==> flow/design.v <==
module cache_calc (
    input   logic           i_clk,
    input   logic           i_nreset,
    input   logic           i_srst,
    input   logic           i_en,
    input   logic   [29:0]  i_addr,  
    input   logic           i_wr_ready,
    output  logic           o_miss_cache,
    output  logic   [7:0]   o_mem_addr_cache,
    output  logic   [7:0]   o_mem_addr_load
    );
    logic   [21:0]  addr_tag;
    logic   [2:0]   addr_block;
    logic   [24:0]  addr_tag_block;
    logic   [4:0]   addr_word;
    logic   [2:0]   addr_group;
    logic   [7:0]   hit_tag_block_bus;
    logic   [2:0]   num_hit_tag_block;
    logic           hit_tag_block;
    logic           miss_tag_block;
    logic           miss_word_group;
    logic           reliability_full;
    logic           lru_bit_replace_en;
    logic           miss_block0;
    logic           hit_block0;
    logic           replace_block0;
    logic           miss_block1;
    logic           hit_block1;
    logic           replace_block1;
    logic           miss_block2;
    logic           hit_block2;
    logic           replace_block2;
    logic           miss_block3;
    logic           hit_block3;
    logic           replace_block3;
    logic           miss_block4;
    logic           hit_block4;
    logic           replace_block4;
    logic           miss_block5;
    logic           hit_block5;
    logic           replace_block5;
    logic           miss_block6;
    logic           hit_block6;
    logic           replace_block6;
    logic           miss_block7;
    logic           hit_block7;
    logic           replace_block7;
    logic   [6:0]   lru_bit;
    logic   [2:0]   num_fetch_block;
    logic   [24:0]  tag_block_mem [7:0];
    logic   [2:0]   addr_load_block;
    logic   [4:0]   addr_load_word;
    logic   [2:0]   dust_mem_sel_group;
    logic   [7:0]   dust_mem [7:0];
    assign addr_tag = i_addr[29:8];
    assign addr_block = i_addr[7:5];
    assign addr_tag_block = {addr_tag, addr_block};
    assign addr_word = i_addr[4:0];
    assign addr_group = addr_word[4:2];
    generate
    genvar i;
    for (i = 0; i < 8; i ++) begin: hit_gen
        assign hit_tag_block_bus[i] = i_en && tag_block_mem[i] == addr_tag_block;
    end endgenerate
    always_comb
        casex (hit_tag_block_bus)
            8'bxxxx_xxx1: num_hit_tag_block = 3'd0;
            8'bxxxx_xx10: num_hit_tag_block = 3'd1;
            8'bxxxx_x100: num_hit_tag_block = 3'd2;
            8'bxxxx_1000: num_hit_tag_block = 3'd3;
            8'bxxx1_0000: num_hit_tag_block = 3'd4;
            8'bxx10_0000: num_hit_tag_block = 3'd5;
            8'bx100_0000: num_hit_tag_block = 3'd6;
            8'b1000_0000: num_hit_tag_block = 3'd7;
            default: num_hit_tag_block = 3'd0;
        endcase
    assign hit_tag_block = |hit_tag_block_bus;
    assign miss_tag_block = i_en & !hit_tag_block;
    assign miss_word_group = i_en && dust_mem[num_hit_tag_block][addr_group] == 1'b0;
    assign o_miss_cache = miss_tag_block | miss_word_group;
    assign lru_bit_replace_en = i_en;
    assign miss_block0 = miss_tag_block & !lru_bit[6] & !lru_bit[4] & !lru_bit[0];
    assign hit_block0 = i_en && hit_tag_block && num_hit_tag_block == 'd0;
    assign replace_block0 = lru_bit_replace_en & (miss_block0 | hit_block0);
    assign miss_block1 = miss_tag_block & miss_tag_block & !lru_bit[6] & !lru_bit[4] & lru_bit[0];
    assign hit_block1 = i_en && hit_tag_block && num_hit_tag_block == 'd1;
    assign replace_block1 = lru_bit_replace_en & (miss_block1 | hit_block1);
    assign miss_block2 = miss_tag_block & !lru_bit[6] & lru_bit[4] & !lru_bit[1];
    assign hit_block2 = i_en && hit_tag_block && num_hit_tag_block == 'd2;
    assign replace_block2 = lru_bit_replace_en & (miss_block2 | hit_block2);
    assign miss_block3 = miss_tag_block & !lru_bit[6] & lru_bit[4] & lru_bit[1];
    assign hit_block3 = i_en && hit_tag_block && num_hit_tag_block == 'd3;
    assign replace_block3 = lru_bit_replace_en & (miss_block3 | hit_block3);
    assign miss_block4 = miss_tag_block & lru_bit[6] & !lru_bit[5] & !lru_bit[2];
    assign hit_block4 = i_en && hit_tag_block && num_hit_tag_block == 'd4;
    assign replace_block4 = lru_bit_replace_en & (miss_block4 | hit_block4);
    assign miss_block5 = miss_tag_block & lru_bit[6] & !lru_bit[5] & lru_bit[2];
    assign hit_block5 = i_en && hit_tag_block && num_hit_tag_block == 'd5;
    assign replace_block5 = lru_bit_replace_en & (miss_block5 | hit_block5);
    assign miss_block6 = miss_tag_block & lru_bit[6] & lru_bit[5] & !lru_bit[3];
    assign hit_block6 = i_en && hit_tag_block && num_hit_tag_block == 'd6;
    assign replace_block6 = lru_bit_replace_en & (miss_block6 | hit_block6);
    assign miss_block7 = miss_tag_block & lru_bit[6] & lru_bit[5] & lru_bit[3];
    assign hit_block7 = i_en && hit_tag_block && num_hit_tag_block == 'd7;
    assign replace_block7 = lru_bit_replace_en & (miss_block7 | hit_block7);
    always_ff @(posedge i_clk, negedge i_nreset)
        if (!i_nreset) lru_bit <= 'd0;
        else if (i_srst) lru_bit <= 'd0;
        else if (replace_block0) begin
            lru_bit[6] <= 1'b1;
            lru_bit[4] <= 1'b1;
            lru_bit[0] <= 1'b1;
        end
        else if (replace_block1) begin
            lru_bit[6] <= 1'b1;
            lru_bit[4] <= 1'b1;
            lru_bit[0] <= 1'b0;
        end
        else if (replace_block2) begin
            lru_bit[6] <= 1'b1;
            lru_bit[4] <= 1'b0;
            lru_bit[1] <= 1'b1;
        end
        else if (replace_block3) begin
            lru_bit[6] <= 1'b1;
            lru_bit[4] <= 1'b0;
            lru_bit[1] <= 1'b0;
        end
        else if (replace_block4) begin
            lru_bit[6] <= 1'b0;
            lru_bit[5] <= 1'b1;
            lru_bit[2] <= 1'b1;
        end
        else if (replace_block5) begin
            lru_bit[6] <= 1'b0;
            lru_bit[5] <= 1'b1;
            lru_bit[2] <= 1'b0;
        end
        else if (replace_block6) begin
            lru_bit[6] <= 1'b0;
            lru_bit[5] <= 1'b0;
            lru_bit[3] <= 1'b1;
        end
        else if (replace_block7) begin
            lru_bit[6] <= 1'b0;
            lru_bit[5] <= 1'b0;
            lru_bit[3] <= 1'b0;
        end
    always_comb
        casex (lru_bit)
            7'b0x0_xxx0: num_fetch_block = 3'd0;
            7'b0x0_xxx1: num_fetch_block = 3'd1;
            7'b0x1_xx0x: num_fetch_block = 3'd2;
            7'b0x1_xx1x: num_fetch_block = 3'd3;
            7'b10x_x0xx: num_fetch_block = 3'd4;
            7'b10x_x1xx: num_fetch_block = 3'd5;
            7'b11x_0xxx: num_fetch_block = 3'd6;
            7'b11x_1xxx: num_fetch_block = 3'd7;
            default: num_fetch_block = 3'd0;
        endcase
    always_ff @(posedge i_clk, negedge i_nreset)
        if (!i_nreset) for (int i = 0; i < 8; i ++) tag_block_mem[i] <= 'd0;
        else if (i_srst) for (int i = 0; i < 8; i ++) tag_block_mem[i] <= 'd0;
        else if (miss_tag_block) tag_block_mem[num_fetch_block] <= addr_tag_block;
    assign addr_load_block = o_mem_addr_load[7:5];
    assign addr_load_word = o_mem_addr_load[4:0];
    assign dust_mem_sel_group = addr_load_word[4:2];
    always_ff @(posedge i_clk, negedge i_nreset)
        if (!i_nreset) for (int i = 0; i < 8; i ++) dust_mem[i] <= 'd0;
        else if (i_srst) for (int i = 0; i < 8; i ++) dust_mem[i] <= 'd0;
        else if (miss_tag_block) dust_mem[num_fetch_block] <= 'd0;
        else if (i_wr_ready) dust_mem[addr_load_block][dust_mem_sel_group] <= 1'b1;
    assign o_mem_addr_cache = {num_hit_tag_block, addr_word};
    always_ff @(posedge i_clk, negedge i_nreset)
        if (!i_nreset) o_mem_addr_load <= 'd0;
        else if (i_srst) o_mem_addr_load <= 'd0;
        else if (i_en && miss_tag_block) o_mem_addr_load <= {num_fetch_block, addr_word};
        else if (i_en && miss_word_group) o_mem_addr_load <= {num_hit_tag_block, addr_word};
endmodule
module cache_ahb_ctrl_mem (
    input   logic           i_hclk,
    input   logic           i_hnreset,
    input   logic           i_hsel,
    input   logic   [31:0]  i_haddr,
    input   logic           i_hwrite,
    input   logic   [ 2:0]  i_hsize,
    input   logic   [ 2:0]  i_hburst,
    input   logic   [ 3:0]  i_hprot,
    input   logic   [ 1:0]  i_htrans,
    input   logic           i_hmastlock,
    input   logic           i_hready,
    input   logic   [31:0]  i_hwdata,
    output  logic           o_hready,
    output  logic           o_hresp,
    output  logic   [31:0]  o_hrdata,
    input   logic           i_nbypass,
    input   logic           i_d_cache_en,
    input   logic   [31:0]  i_climit,
    input   logic           i_prefetch_dis,
    input   logic           i_miss_cache,
    input   logic   [7:0]   i_calc_addr_cache,
    input   logic   [7:0]   i_calc_addr_load,
    output  logic           o_calc_srst,
    output  logic           o_calc_en,
    output  logic           o_calc_wr_rdy,
    output  logic   [29:0]  o_calc_addr,
    input   logic           i_sl_hready,
    input   logic           i_sl_hresp,
    input   logic   [31:0]  i_sl_hrdata,
    output  logic           o_sl_hsel,
    output  logic   [31:0]  o_sl_haddr,
    output  logic           o_sl_hwrite,
    output  logic   [2:0]   o_sl_hsize,
    output  logic   [2:0]   o_sl_hburst,
    output  logic   [3:0]   o_sl_hprot,
    output  logic   [1:0]   o_sl_htrans,
    output  logic           o_sl_hmastlock,
    output  logic           o_sl_hready,
    output  logic   [31:0]  o_sl_hwdata,
    input   logic   [31:0]  i_mem_rdata,
    output  logic           o_mem_en,
    output  logic           o_mem_we,
    output  logic   [7:0]   o_mem_addr
    );
    enum logic [3:0] {IDLE, READ_CACHE, PREREAD_FLASH, READ_FLASH,
                      POST_FLASH, READ_POST_FLASH, PREF_ADDR, PREF_DATA,
                      PRETHROUGH, THROUGH} state_list;
    logic           cache_area;
    logic           cache_en;
    logic           request;
    logic           request_read;
    logic           request_read_ready;
    logic           request_reg;
    logic   [31:0]  haddr;
    logic           hwrite;
    logic   [ 2:0]  hsize;
    logic   [ 2:0]  hburst;
    logic   [ 3:0]  hprot;
    logic   [ 1:0]  htrans;
    logic           hmastlock;
    logic   [31:0]  hwdata;
    logic           switch_read_cache;
    logic           switch_preread_flash;
    logic           switch_read_flash;
    logic           switch_pref_addr_pref;
    logic           switch_pref_addr;
    logic           switch_pref_data;
    logic           switch_prethrough;
    logic           switch_through;
    logic   [3:0]   current_state;
    logic   [3:0]   next_state;
    logic           state_idle;
    logic           state_read_cache;
    logic           state_preread_flash;
    logic           state_read_flash;
    logic           state_post_flash;
    logic           state_read_post_flash;
    logic           state_pref_addr;
    logic           state_pref_data;
    logic           state_pretrough;
    logic           state_through;
    logic           gen_addr_rst_flash;
    logic           gen_addr_rst_pref;
    logic           gen_addr_rst;
    logic           gen_addr_set_1;
    logic           gen_addr_inc_flash;
    logic           gen_addr_inc_pref;
    logic           gen_addr_inc;
    logic   [1:0]   gen_addr;
    logic           gen_addr_full;
    logic           mem_gen_addr_rst;
    logic           mem_gen_addr_replace;
    logic   [1:0]   mem_gen_addr;
    logic           mem_gen_addr_full;
    logic           pref_glob_en;
    logic           pref_glob_en_rst;
    logic           pref_full_frame_set;
    logic           pref_full_frame_rst;
    logic           pref_full_frame;
    logic           pref_haddr_full;
    logic           pref_addr_inc_addr;
    logic           pref_addr_inc_data;
    logic           pref_addr_inc;
    logic   [2:0]   pref_addr;
    logic   [27:0]  pref_addr_comb;
    logic           pref_addr_full;
    logic           pref_calc_en;
    logic           mux_request_read;
    logic           mux_read_flash;
    logic           mux_through;
    logic           mux_pref;
    logic           nbypass_reg;
    assign cache_area = i_haddr < i_climit;
    assign cache_en = i_nbypass & cache_area & (!i_hprot[0] | (i_hprot[0] & i_d_cache_en));
    assign request = i_hsel & i_htrans[1] & i_hready;
    assign request_read = request & !i_hwrite & cache_en;
    assign request_read_ready = request_read & o_hready;
    always_ff @(posedge i_hclk, negedge i_hnreset)
        if (!i_hnreset) request_reg <= 'd0;
        else request_reg <= request;
    always_ff @(posedge i_hclk, negedge i_hnreset)
        if (!i_hnreset) haddr <= 'd0;
        else if (request) haddr <= i_haddr;
    always_ff @(posedge i_hclk, negedge i_hnreset)
        if (!i_hnreset) hwrite <= 'd0;
        else if (request) hwrite <= i_hwrite;
    always_ff @(posedge i_hclk, negedge i_hnreset)
        if (!i_hnreset) hsize <= 'd0;
        else if (request) hsize <= i_hsize;
    always_ff @(posedge i_hclk, negedge i_hnreset)
        if (!i_hnreset) hburst <= 'd0;
        else if (request) hburst <= i_hburst;
    always_ff @(posedge i_hclk, negedge i_hnreset)
        if (!i_hnreset) hprot <= 'd0;
        else if (request) hprot <= i_hprot;
    always_ff @(posedge i_hclk, negedge i_hnreset)
        if (!i_hnreset) htrans <= 'd0;
        else if (request) htrans <= i_htrans;
    always_ff @(posedge i_hclk, negedge i_hnreset)
        if (!i_hnreset) hmastlock <= 'd0;
        else if (request) hmastlock <= i_hmastlock;
    always_ff @(posedge i_hclk, negedge i_hnreset)
        if (!i_hnreset) hwdata <= 'd0;
        else if (request_reg) hwdata <= i_hwdata;
    assign o_hready = !state_pretrough & !state_through & !state_preread_flash & !state_read_flash & !state_post_flash
                      | (state_through & i_sl_hready);
    assign o_hresp = state_through ? i_sl_hresp: 1'b0;
    assign o_hrdata = state_read_cache || state_read_post_flash ? i_mem_rdata:
                      state_through ? i_sl_hrdata: 'd0;
    assign switch_read_cache = request_read_ready & !i_miss_cache;
    assign switch_preread_flash = request_read_ready & i_miss_cache & !i_sl_hready;
    assign switch_read_flash = request_read_ready & i_miss_cache & i_sl_hready;
    assign switch_pref_addr_pref = pref_glob_en & !pref_addr_full & !pref_haddr_full;
    assign switch_pref_addr = state_idle & i_sl_hready & !request & !i_prefetch_dis & i_nbypass & switch_pref_addr_pref;
    assign switch_pref_data = !request & !i_hwrite & i_miss_cache & !gen_addr_full & !i_prefetch_dis & i_nbypass;
    assign switch_prethrough = i_hsel & i_htrans[1] & !cache_en & !i_sl_hready;
    assign switch_through = i_hsel & i_htrans[1] & !cache_en & i_sl_hready;
    always_ff @(posedge i_hclk, negedge i_hnreset)
        if (!i_hnreset) current_state <= IDLE;
        else current_state <= next_state;
    always_comb
        case (current_state)
            IDLE:
                if (switch_through)
                    next_state = THROUGH;
                else if (switch_prethrough)
                    next_state = PRETHROUGH;
                else if (switch_read_cache)
                    next_state = READ_CACHE;
                else if (switch_preread_flash)
                    next_state = PREREAD_FLASH;
                else if (switch_read_flash)
                    next_state = READ_FLASH;
                else if (switch_pref_addr)
                    next_state = PREF_ADDR;
                else
                    next_state = IDLE;
            READ_CACHE:
                if (switch_through)
                    next_state = THROUGH;
                else if (switch_prethrough)
                    next_state = PRETHROUGH;
                else if (switch_preread_flash)
                    next_state = PREREAD_FLASH;
                else if (switch_read_flash)
                    next_state = READ_FLASH;
                else if (!request_read_ready)
                    next_state = IDLE;
                else
                    next_state = READ_CACHE;
            PREREAD_FLASH:
                if (i_sl_hready)
                    next_state = READ_FLASH;
                else
                    next_state = PREREAD_FLASH;
            READ_FLASH:
                if (o_calc_wr_rdy)
                    next_state = POST_FLASH;
                else
                    next_state = READ_FLASH;
            POST_FLASH:
                next_state = READ_POST_FLASH;
            READ_POST_FLASH:
                if (switch_through)
                    next_state = THROUGH;
                else if (switch_prethrough)
                    next_state = PRETHROUGH;
                else if (switch_read_cache)
                    next_state = READ_CACHE;
                else if (!request_read_ready)
                    next_state = IDLE;
                else
                    next_state = READ_FLASH;
            PREF_ADDR:
                if (switch_through)
                    next_state = THROUGH;
                else if (switch_prethrough)
                    next_state = PRETHROUGH;
                else if (switch_read_cache)
                    next_state = READ_CACHE;
                else if (switch_preread_flash)
                    next_state = PREREAD_FLASH;
                else if (switch_read_flash)
                    next_state = READ_FLASH;
                else if (i_prefetch_dis || (pref_addr_full && !i_miss_cache))
                    next_state = IDLE;
                else if (switch_pref_data)
                    next_state = PREF_DATA;
                else
                    next_state = PREF_ADDR;
            PREF_DATA:
                if (switch_through)
                    next_state = THROUGH;
                else if (switch_prethrough)
                    next_state = PRETHROUGH;
                else if (switch_read_cache)
                    next_state = READ_CACHE;
                else if (switch_preread_flash)
                    next_state = PREREAD_FLASH;
                else if (switch_read_flash)
                    next_state = READ_FLASH;
                else if (i_prefetch_dis || (pref_full_frame && mem_gen_addr_full && o_calc_wr_rdy))
                    next_state = IDLE;
                else if (switch_pref_addr && !i_miss_cache)
                    next_state = PREF_ADDR;
                else
                    next_state = PREF_DATA;
            PRETHROUGH:
                if (i_sl_hready)
                    next_state = THROUGH;
                else
                    next_state = PRETHROUGH;
            THROUGH:
                if (switch_read_cache)
                    next_state = READ_CACHE;
                else if (switch_preread_flash)
                    next_state = PREREAD_FLASH;
                else if (switch_read_flash)
                    next_state = READ_FLASH;
                else if (i_sl_hready && !request)
                    next_state = IDLE;
                else
                    next_state = THROUGH;
            default:
                next_state = IDLE;
        endcase
    assign state_idle = current_state == IDLE;
    assign state_read_cache = current_state == READ_CACHE;
    assign state_preread_flash = current_state == PREREAD_FLASH;
    assign state_read_flash = current_state == READ_FLASH;
    assign state_post_flash = current_state == POST_FLASH;
    assign state_read_post_flash = current_state == READ_POST_FLASH;
    assign state_pref_addr = current_state == PREF_ADDR;
    assign state_pref_data = current_state == PREF_DATA;
    assign state_pretrough = current_state == PRETHROUGH;
    assign state_through = current_state == THROUGH;
    assign gen_addr_rst_flash = !state_read_flash | (state_read_flash & o_calc_wr_rdy);
    assign gen_addr_rst_pref = !state_pref_addr & !state_pref_data;
    assign gen_addr_rst = !gen_addr_set_1
        & ((switch_read_flash & !i_sl_hready) | (gen_addr_rst_flash & gen_addr_rst_pref));
    assign gen_addr_set_1 = (switch_read_flash | state_preread_flash) & i_sl_hready;
    assign gen_addr_inc_flash = (state_read_flash & i_sl_hready & !mem_gen_addr_full);
    assign gen_addr_inc_pref = (state_pref_addr & i_miss_cache) | (state_pref_data & i_sl_hready & !pref_full_frame);
    assign gen_addr_inc = !gen_addr_rst & !gen_addr_set_1 & (gen_addr_inc_flash | gen_addr_inc_pref);
    always_ff @(posedge i_hclk, negedge i_hnreset)
        if (!i_hnreset) gen_addr <= 'd0;
        else if (gen_addr_rst) gen_addr <= 'd0;
        else if (gen_addr_set_1) gen_addr <= 2'd1;
        else if (gen_addr_inc) gen_addr <= gen_addr + 2'd1;
    assign gen_addr_full = &gen_addr;
    assign mem_gen_addr_rst = switch_read_flash | switch_pref_addr;
    assign mem_gen_addr_replace = o_mem_we;
    always_ff @(posedge i_hclk, negedge i_hnreset)
        if (!i_hnreset) mem_gen_addr <= 'd0;
        else if (mem_gen_addr_rst) mem_gen_addr <= 'd0;
        else if (mem_gen_addr_replace) mem_gen_addr <= gen_addr;
    assign mem_gen_addr_full = &mem_gen_addr;
    assign o_mem_en = switch_read_cache | o_mem_we | state_post_flash;
    assign o_mem_we = (state_read_flash | state_pref_data) & i_sl_hready;
    always_comb
        casex ({switch_read_cache, state_read_flash, state_post_flash, state_pref_data})
            4'b1xxx: o_mem_addr = i_calc_addr_cache;
            4'b01xx: o_mem_addr = {i_calc_addr_load[7:2], mem_gen_addr};
            4'b001x: o_mem_addr = i_calc_addr_load;
            4'b0001: o_mem_addr = {i_calc_addr_load[7:2], mem_gen_addr};
            default: o_mem_addr = 'd0;
        endcase
    assign pref_glob_en_rst = state_through | !i_nbypass | i_prefetch_dis;
    always_ff @(posedge i_hclk, negedge i_hnreset)
        if (!i_hnreset) pref_glob_en <= 'd0;
        else if (pref_glob_en_rst) pref_glob_en <= 1'b0;
        else if (request_read_ready) pref_glob_en <= 1'b1;
    assign pref_full_frame_set = pref_addr_full & gen_addr_full & gen_addr_inc;
    assign pref_full_frame_rst = mem_gen_addr_full & mem_gen_addr_replace & o_calc_wr_rdy;
    always_ff @(posedge i_hclk, negedge i_hnreset)
        if (!i_hnreset) pref_full_frame <= 'd0;
        else if (pref_full_frame_set) pref_full_frame <= 1'b1;
        else if (pref_full_frame_rst) pref_full_frame <= 1'b0;
    assign pref_haddr_full = haddr[6:4] == 3'h7;
    assign pref_addr_inc_addr = state_pref_addr & !i_miss_cache;
    assign pref_addr_inc_data = state_pref_data & gen_addr_full & gen_addr_inc;
    assign pref_addr_inc = (pref_addr_inc_addr | pref_addr_inc_data) & !pref_addr_full;
    always_ff @(posedge i_hclk, negedge i_hnreset)
        if (!i_hnreset) pref_addr <= 'd0;
        else if (switch_pref_addr) pref_addr <= haddr[6:4] + 3'h1;
        else if (pref_addr_inc) pref_addr <= pref_addr + 3'h1;
    assign pref_addr_comb = {haddr[31:7], pref_addr};
    assign pref_addr_full = &pref_addr;
    assign pref_calc_en = !request_read & (state_pref_addr | (state_pref_data & o_calc_wr_rdy & !pref_full_frame));
    assign mux_request_read = request_read & i_miss_cache;
    assign mux_read_flash = state_read_flash & !mem_gen_addr_full | state_preread_flash;
    assign mux_through = (switch_through | state_through) & !switch_read_cache;
    assign mux_pref = (state_pref_addr | state_pref_data) & !pref_full_frame;
    always_comb
        casex ({mux_request_read, mux_read_flash, state_pretrough, mux_through, mux_pref})
            5'b1_xxxx:
                begin
                    o_sl_hsel = 1'b1;
                    o_sl_haddr = {i_haddr[31:4], 4'h0};
                    o_sl_hwrite = 1'b0;
                    o_sl_hsize = 3'h2;
                    o_sl_hburst = i_hburst;
                    o_sl_hprot = i_hprot;
                    o_sl_htrans = i_htrans;
                    o_sl_hmastlock = i_hmastlock;
                    o_sl_hready = i_hready & i_sl_hready;
                    o_sl_hwdata = i_hwdata;
                end
            5'b0_1xxx:
                begin
                    o_sl_hsel = !mem_gen_addr_full;
                    o_sl_haddr = {haddr[31:4], gen_addr, 2'h0};
                    o_sl_hwrite = 1'b0;
                    o_sl_hsize = 3'h2;
                    o_sl_hburst = hburst;
                    o_sl_hprot = hprot;
                    o_sl_htrans = htrans;
                    o_sl_hmastlock = hmastlock;
                    o_sl_hready = i_sl_hready;
                    o_sl_hwdata = 32'd0;
                end
            5'b0_01xx:
                begin
                    o_sl_hsel = 1'b1;
                    o_sl_haddr = haddr;
                    o_sl_hwrite = hwrite;
                    o_sl_hsize = hsize;
                    o_sl_hburst = hburst;
                    o_sl_hprot = hprot;
                    o_sl_htrans = htrans;
                    o_sl_hmastlock = hmastlock;
                    o_sl_hready = i_sl_hready;
                    o_sl_hwdata = hwdata;
                end
            5'b0_001x:
                begin
                    o_sl_hsel = i_hsel;
                    o_sl_haddr = i_haddr;
                    o_sl_hwrite = i_hwrite;
                    o_sl_hsize = i_hsize;
                    o_sl_hburst = i_hburst;
                    o_sl_hprot = i_hprot;
                    o_sl_htrans = i_htrans;
                    o_sl_hmastlock = i_hmastlock;
                    o_sl_hready = i_hready;
                    o_sl_hwdata = i_hwdata;
                end
            5'b0_0001:
                begin
                    o_sl_hsel = !pref_full_frame;
                    o_sl_haddr = {pref_addr_comb, gen_addr, 2'h0};
                    o_sl_hwrite = 1'b0;
                    o_sl_hsize = 3'h2;
                    o_sl_hburst = 3'h0;
                    o_sl_hprot = 4'h1;
                    o_sl_htrans = 2'h2;
                    o_sl_hmastlock = 1'b0;
                    o_sl_hready = i_sl_hready;
                    o_sl_hwdata = 32'd0;
                end
            default:
                begin
                    o_sl_hsel = 1'b0;
                    o_sl_haddr = 32'd0;
                    o_sl_hwrite = 1'b0;
                    o_sl_hsize = 3'h0;
                    o_sl_hburst = 3'h0;
                    o_sl_hprot = 4'h0;
                    o_sl_htrans = 2'h0;
                    o_sl_hmastlock = 1'b0;
                    o_sl_hready = i_sl_hready;
                    o_sl_hwdata = i_hwdata;
                end
        endcase
    always_ff @(posedge i_hclk, negedge i_hnreset)
        if (!i_hnreset) nbypass_reg <= 'd0;
        else nbypass_reg <= i_nbypass;
    assign o_calc_srst = i_nbypass & !nbypass_reg;
    assign o_calc_en = request_read_ready | pref_calc_en;
    assign o_calc_wr_rdy = mem_gen_addr_full & o_mem_we;
    assign o_calc_addr = request_read_ready ? i_haddr[31:2]: {pref_addr_comb, 2'h0};
endmodule
module cache (
    input   logic           i_hclk,
    input   logic           i_hnreset,
    input   logic           i_hsel_m,
    input   logic   [31:0]  i_haddr_m,
    input   logic           i_hwrite_m,
    input   logic   [ 2:0]  i_hsize_m,
    input   logic   [ 2:0]  i_hburst_m,
    input   logic   [ 3:0]  i_hprot_m,
    input   logic   [ 1:0]  i_htrans_m,
    input   logic           i_hmastlock_m,
    input   logic           i_hready_m,
    input   logic   [31:0]  i_hwdata_m,
    output  logic           o_hready_m,
    output  logic           o_hresp_m,
    output  logic   [31:0]  o_hrdata_m,
    input   logic           i_nbypass,
    input   logic   [31:0]  i_climit,
    input   logic           i_d_cache_en,
    output  logic           o_hsel_sl,
    output  logic           o_hready_i_sl,
    output  logic   [31:0]  o_haddr_sl,
    output  logic           o_hwrite_sl,
    output  logic   [2:0]   o_hsize_sl,
    output  logic   [1:0]   o_htrans_sl,
    output  logic   [31:0]  o_hwdata_sl,
    input   logic   [31:0]  i_hrdata_sl,
    input   logic           i_hready_o_sl,
    input   logic           i_hresp_sl,
    output  logic           o_mem_en,
    output  logic           o_mem_we,
    output  logic   [7:0]   o_mem_addr,
    output  logic   [31:0]  o_mem_wdata,
    input   logic   [31:0]  i_mem_rdata
    );
    logic           miss_cache;
    logic           calc_sync_rst;
    logic           calc_en;
    logic   [29:0]  calc_addr;
    logic           calc_wr_rdy;
    logic   [7:0]   calc_mem_addr_cache;
    logic   [7:0]   calc_mem_addr_load;
    logic   [31:0]  mem_rdata;
    logic           mem_en;
    logic           mem_we;
    logic   [7:0]   mem_addr;
    cache_ahb_ctrl_mem cache_ahb_ctrl_mem (
        .i_hclk (i_hclk),
        .i_hnreset (i_hnreset),
        .i_hsel (i_hsel_m),
        .i_haddr (i_haddr_m),
        .i_hwrite (i_hwrite_m),
        .i_hsize (i_hsize_m),
        .i_hburst (i_hburst_m),
        .i_hprot (i_hprot_m),
        .i_htrans (i_htrans_m),
        .i_hmastlock (i_hmastlock_m),
        .i_hready (i_hready_m),
        .i_hwdata (i_hwdata_m),
        .o_hready (o_hready_m),
        .o_hresp (o_hresp_m),
        .o_hrdata (o_hrdata_m),
        .i_nbypass (i_nbypass),
        .i_d_cache_en (i_d_cache_en),
        .i_climit (i_climit),
        .i_prefetch_dis (1'b1),
        .i_miss_cache (miss_cache),
        .i_calc_addr_cache (calc_mem_addr_cache),
        .i_calc_addr_load (calc_mem_addr_load),
        .o_calc_srst (calc_sync_rst),
        .o_calc_en (calc_en),
        .o_calc_wr_rdy (calc_wr_rdy),
        .o_calc_addr (calc_addr),
        .i_sl_hready (i_hready_o_sl),
        .i_sl_hresp (i_hresp_sl),
        .i_sl_hrdata (i_hrdata_sl),
        .o_sl_hsel (o_hsel_sl),
        .o_sl_haddr (o_haddr_sl),
        .o_sl_hwrite (o_hwrite_sl),
        .o_sl_hsize (o_hsize_sl),
        .o_sl_hburst (),
        .o_sl_hprot (),
        .o_sl_htrans (o_htrans_sl),
        .o_sl_hmastlock (),
        .o_sl_hready (o_hready_i_sl),
        .o_sl_hwdata (o_hwdata_sl),
        .i_mem_rdata (mem_rdata),
        .o_mem_en (mem_en),
        .o_mem_we (mem_we),
        .o_mem_addr (mem_addr)
        );
    cache_calc cache_calc (
        .i_clk (i_hclk),
        .i_nreset (i_hnreset),
        .i_srst (calc_sync_rst),
        .i_en (calc_en),
        .i_addr (calc_addr),
        .i_wr_ready (calc_wr_rdy),
        .o_miss_cache (miss_cache),
        .o_mem_addr_cache (calc_mem_addr_cache),
        .o_mem_addr_load (calc_mem_addr_load)
        );
    assign o_mem_en = mem_en;
    assign o_mem_we = mem_we;
    assign o_mem_addr = mem_addr;
    assign o_mem_wdata = i_hrdata_sl;
    assign mem_rdata = i_mem_rdata;
endmodule
; ---- From RTL to reports: cache
; The steps from the RTL of cache to its reports follow in flow order.
; Line numbers count from 1 in the design file above.
; Library cell names are shortened.
; A cell with -- has no value.
[design]
design = cache
clock_port = i_hclk
cell_library = sky130hd
pvt_corner = tt_025C_1v80

; ---- Word-level counts
; Counts by Yosys on the flattened word-level netlist (proc, flatten, opt, wreduce). Print and check cells are left out.
[word_totals]
output_inout_bits = 148
input_bits = 182
ff_bits = 363
word_cells = 517
[classes]
equal = 81
logic = 116
n_mux = 154
n_cmp = 1
add_sub_neg = 3
n_reduce_logical = 124
shift = 2
[ops]
columns = cell, n
row1 = 2-to-1 mux 25 bit, 24
row2 = 2-to-1 mux 8 bit, 43
row3 = == test 25 bit, 8
row4 = case mux 32 bit (select 5 bit), 1
row5 = OR reduction 7 bit, 16
row6 = AND 1 bit, 73
row7 = AND 8 bit, 8
row8 = bitwise OR 8 bit, 8
row9 = case mux 32 bit (select 2 bit), 1
row10 = case mux 8 bit (select 8 bit), 1
row11 = 2-to-1 mux 32 bit, 2
row12 = 2-to-1 mux 4 bit, 15
row13 = == test 3 bit with constant B, 17
row14 = 2-to-1 mux 1 bit, 49
row15 = < comparator 32 bit, 1
row16 = case mux 4 bit (select 8 bit), 1
row17 = AND reduction 3 bit, 10
row18 = 2-to-1 mux 30 bit, 1
row19 = logical NOT 1 bit, 29
row20 = bitwise OR 1 bit, 25
row21 = != test 3 x 1 -> 1 bit with constant B, 8
row22 = == test 3 x 2 -> 1 bit with constant B, 8
row23 = != test 3 bit with constant B, 8
row24 = case mux 8 bit (select 3 bit), 1
row25 = case mux 3 bit (select 8 bit), 1
row26 = nonzero test 2 bit, 11
row27 = logical AND 1 bit, 21
row28 = nonzero test 3 bit, 7
; Other operator kinds: 38; their cells: 83.

; ---- Longest topological paths
; Yosys ltp: most cells in a row. Word level: on the elaborated netlist, between registers, memories and ports. Mapped: between sequential cells and ports; inverters and the memories' decode and read muxes count.
[logic_depth]
depth_word = 31
abc_area = 0
mapped_depth = 24
mapped_depth_nobuf = 18

; ---- After synthesis
; The flow's flattened synthesis, as Yosys stat reports it; memories are mapped. The netlist is that of the ABC_AREA named above (0 if unset); the other value can give another one.
[types]
columns = cell, n
row1 = dfrtp_1, 362
row2 = nand2_1, 525
row3 = o21ai_0, 246
row4 = xnor2_1, 90
row5 = mux2_2, 60
row6 = a21oi_1, 133
row7 = a22o_1, 76
row8 = nor2_1, 139
row9 = ha_1, 34
row10 = nand2b_1, 63
row11 = nor2b_1, 59
row12 = clkbuf_1, 97
row13 = inv_1, 91
row14 = xor2_1, 39
row15 = nand3_1, 61
row16 = nand4_1, 44
row17 = buf_4, 36
row18 = nor4_1, 42
; Not listed: further types 93, cells in them 482.
[synth_totals]
ff_cells = 363
synth_area_mm2 = 0.0228281
stdcells = 2679
sequential_area_mm2 = 0.009085
buffers = 186
; The figures by module come from a second, unflattened synthesis with its own total; it is not the netlist above.
[unflattened]
cells_unflattened = 2348
area_unflattened_mm2 = 0.0211165
; Each row is one instance without its submodules.
[by_module]
columns = mod, area_mm2, n_cells, n_inst, seq_area_mm2
row1 = cache_calc, 0.0139559, 1460, 1, 0.0069817
row2 = cache_ahb_ctrl_mem, 0.0069166, 855, 1, 0.0024786
row3 = cache, 0.000244, 33, 1, 0

; ---- Worst setup path after synthesis
; Path of least setup slack by OpenSTA after synthesis, without wires, with an ideal clock, recovery checks aside; 20% of the period is set as input and as output delay. Where synthesis merged equal registers, the netlist keeps one of their names.
[synth_timing]
path_type = input-to-output
start = input i_climit[15]
end = output o_hsize_sl[0]
setup_slack_ns = 2.797
path_delay_ns = 4.403
required_ns = 9.600
clock_period_ns = 12.0
out_delay_ns = 2.400
arrival_time_ns = 6.803
launch_ns = 2.400
driving_pins = 24
period_less_setup_slack_ns = 9.203
; "path_delay_ns" = arrival - input delay + setup time.
; A path that ends at an output port has no setup time.
; "driving_pins" counts driving pins, that of a launching flip-flop among them; a cell with two outputs on the path counts twice.
; "period_less_setup_slack_ns" is the clock period less the worst setup slack; recovery checks do not enter. This is arithmetic on one report: input and output delays are still those of the set period (20% each).
; Between the ends stands the longest chain of elaborated cells between them, by number of cells; it is not shown to be the way that was timed. Of several equally long chains one is given.
; A line is the first line of the expression or statement that the cell stems from. Yosys adds cells for indexed reads and writes and turns some case tables into memories.
[synth_between]
path_cell_list = inv_1 > ha_1 > nand4_1 > nor4_1 > a22oi_1 > a21boi_1 > buf_4 > buf_6 > buf_4 > nor4_2 > a2111oi_0 > o2111a_1 > o21bai_1 > buf_2 > nor4b_2 > a22o_1 > a21oi_1 > o2111ai_1 > a32oi_2 > o32ai_4 > o211a_1 > buf_6 > buf_6 > a22o_1
elab_chain_len = 23
cone_cells = 64
cone_classes = compare: 1; eq/ne: 26; shift: 1; mux: 4; logic: 15; reduce/logical: 17
[synth_rtl]
columns = element, line
row1 = from (decl), 620  ; input   logic   [31:0]  i_climit,
row2 = < comparator 32 bit, 293  ; assign cache_area = i_haddr < i_climit;
row3 = AND 1 bit (2 in a row), 294  ; assign cache_en = i_nbypass & cache_area & (!i_hprot[0] | (i_hprot[0] & i_d_cache_en));
row4 = AND 1 bit, 296  ; assign request_read = request & !i_hwrite & cache_en;
row5 = logical NOT 1 bit, 509  ; assign pref_calc_en = !request_read & (state_pref_addr | (state_pref_data & o_calc_wr_rdy & !pref_full_frame)) ...
row6 = AND 1 bit, 509
row7 = bitwise OR 1 bit, 599  ; assign o_calc_en = request_read_ready | pref_calc_en;
row8 = logical AND 1 bit, 63  ; assign hit_tag_block_bus[i] = i_en && tag_block_mem[i] == addr_tag_block;
row9 = [8 not listed], --
row10 = logical NOT 1 bit, 330  ; assign switch_read_cache = request_read_ready & !i_miss_cache;
row11 = AND 1 bit, 330
row12 = logical NOT 1 bit, 512  ; assign mux_through = (switch_through | state_through) & !switch_read_cache;
row13 = AND 1 bit, 512
row14 = == test 5 x 1 -> 1 bit, 515  ; casex ({mux_request_read, mux_read_flash, state_pretrough, mux_through, mux_pref})
row15 = OR reduction 3 bit, --
row16 = case mux 3 bit (select 3 bit), 515
row17 = to (decl), 626  ; output  logic   [2:0]   o_hsize_sl,

; ---- Worst path after layout
; From the final timing report of flow run 1: the path of least setup slack in the routed layout; clock arrival at registers is part of the times.
[layout_timing]
path_type = input-to-output
start = input i_haddr_m[27]
end = output o_haddr_sl[19]
clock_period_ns = 12.0
setup_slack_ns = 0.29
out_delay_ns = 2.40
launch_ns = 2.40
required_ns = 9.60
driving_pins = 22
arrival_time_ns = 9.31
; Between the ends stands the longest chain of elaborated cells between them, by number of cells; it is not shown to be the way that was timed. Of several equally long chains one is given.
[layout_between]
path_cell_list = clkdlybuf4s50_1 > ha_1 > nand4_1 > nor3_1 > a211oi_1 > and4b_2 > nand2_4 > buf_4 > a211oi_2 > buf_4 > nor4b_1 > nand2b_1 > a2111oi_2 > nor2_1 > o21a_1 > o211ai_2 > a211oi_2 > o32ai_4 > o21a_1 > buf_12 > a22o_1 > clkdlybuf4s50_1
elab_chain_len = 22
cone_cells = 63
cone_classes = compare: 1; eq/ne: 26; shift: 1; mux: 4; logic: 15; reduce/logical: 16
[layout_rtl]
columns = element, line
row1 = from (decl), 607  ; input   logic   [31:0]  i_haddr_m,
row2 = < comparator 32 bit, 293  ; assign cache_area = i_haddr < i_climit;
row3 = AND 1 bit (2 in a row), 294  ; assign cache_en = i_nbypass & cache_area & (!i_hprot[0] | (i_hprot[0] & i_d_cache_en));
row4 = AND 1 bit, 296  ; assign request_read = request & !i_hwrite & cache_en;
row5 = logical NOT 1 bit, 509  ; assign pref_calc_en = !request_read & (state_pref_addr | (state_pref_data & o_calc_wr_rdy & !pref_full_frame)) ...
row6 = AND 1 bit, 509
row7 = bitwise OR 1 bit, 599  ; assign o_calc_en = request_read_ready | pref_calc_en;
row8 = logical AND 1 bit, 63  ; assign hit_tag_block_bus[i] = i_en && tag_block_mem[i] == addr_tag_block;
row9 = [7 not listed], --
row10 = bitwise OR 1 bit, 80  ; assign o_miss_cache = miss_tag_block | miss_word_group;
row11 = logical NOT 1 bit, 330  ; assign switch_read_cache = request_read_ready & !i_miss_cache;
row12 = AND 1 bit, 330
row13 = logical NOT 1 bit, 512  ; assign mux_through = (switch_through | state_through) & !switch_read_cache;
row14 = AND 1 bit, 512
row15 = == test 5 x 1 -> 1 bit, 515  ; casex ({mux_request_read, mux_read_flash, state_pretrough, mux_through, mux_pref})
row16 = case mux 32 bit (select 5 bit), 515
row17 = to (decl), 624  ; output  logic   [31:0]  o_haddr_sl,

Ticket comment

Module cache, platform sky130hd: 2 stored runs of the flow (Yosys, OpenROAD) with differing settings, in no particular order. Input and output delays are each 20% of the period that was set; the output load is 0.01 pF.
"worst_path_allowed_less_slack_ns" is the time allowed to the run's worst setup path (the clock period less input and output delay, where it has them) less its slack. Clock arrival times count: a late capture clock shortens it, a late launch clock lengthens it.
"total_power_mw" is the tool's figure for a default switching activity; nothing was simulated.

# flow run 1
==> flow/run.sh <==
#!/bin/bash
# the make line also repeats the synthesis and layout settings of config.mk as NAME=value (left out here)
make -C /OpenROAD-flow-scripts/flow DESIGN_CONFIG=/design/flow/config.mk WORK_HOME=/design/flow/orfs CLKGATE_MAP_FILE= finish
==> flow/config.mk <==
export PLATFORM = sky130hd
export DESIGN_NAME = cache
export DESIGN_NICKNAME = cache
export VERILOG_FILES = /design/flow/design.v
export SDC_FILE = /design/flow/constraint.sdc
export NUM_CORES = 4
export LEC_CHECK = 0
export CAP_MARGIN = 20
export CORE_MARGIN = 2
export CORE_UTILIZATION = 40
export PLACE_DENSITY = 0.6
export SLEW_MARGIN = 20
==> flow/constraint.sdc <==
create_clock -name core_clock -period 12.0 [get_ports {i_hclk}]
set_input_delay 2.4000 -clock core_clock [delete_from_list [all_inputs] [get_ports {i_hclk}]]
set_output_delay 2.4000 -clock core_clock [all_outputs]
set_load 0.01 [all_outputs]

==> flow run 1: results <==
synthArea_mm2=0.0228281
die_area_mm2=0.058998
layout_utilization_pct=50.9
worstSetupSlack_ns=0.293
fin_tns_ns=0.000
hold_ws_ns=0.450
total_power_mw=4.123
worst_path_allowed_less_slack_ns=6.91
critical_path_type="input-to-output"

# flow run 2
==> flow/run.sh <==
#!/bin/bash
# the make line also repeats the synthesis and layout settings of config.mk as NAME=value (left out here)
make -C /OpenROAD-flow-scripts/flow DESIGN_CONFIG=/design/flow/config.mk WORK_HOME=/design/flow/orfs CLKGATE_MAP_FILE= finish
==> flow/config.mk <==
export PLATFORM = sky130hd
export DESIGN_NAME = cache
export DESIGN_NICKNAME = cache
export VERILOG_FILES = /design/flow/design.v
export SDC_FILE = /design/flow/constraint.sdc
export NUM_CORES = 4
export LEC_CHECK = 0
export CAP_MARGIN = 20
export CELL_PAD_IN_SITES_DETAIL_PLACEMENT = 1
export CELL_PAD_IN_SITES_GLOBAL_PLACEMENT = 3
export CORE_MARGIN = 2
export CORE_UTILIZATION = 72
export CTS_CLUSTER_DIAMETER = 236
export CTS_CLUSTER_SIZE = 17
export HOLD_SLACK_MARGIN = 0.28
export MAX_ROUTING_LAYER = met4
export MIN_ROUTING_LAYER = met2
export PLACE_DENSITY_LB_ADDON = 0.25
export SETUP_SLACK_MARGIN = 0.46
export SLEW_MARGIN = 20
==> flow/constraint.sdc <==
create_clock -name core_clock -period 12.0 [get_ports {i_hclk}]
set_input_delay 2.4000 -clock core_clock [delete_from_list [all_inputs] [get_ports {i_hclk}]]
set_output_delay 2.4000 -clock core_clock [all_outputs]
set_load 0.01 [all_outputs]

==> flow run 2: results <==
outcome="not finished: placement ended with error FLW-0024"
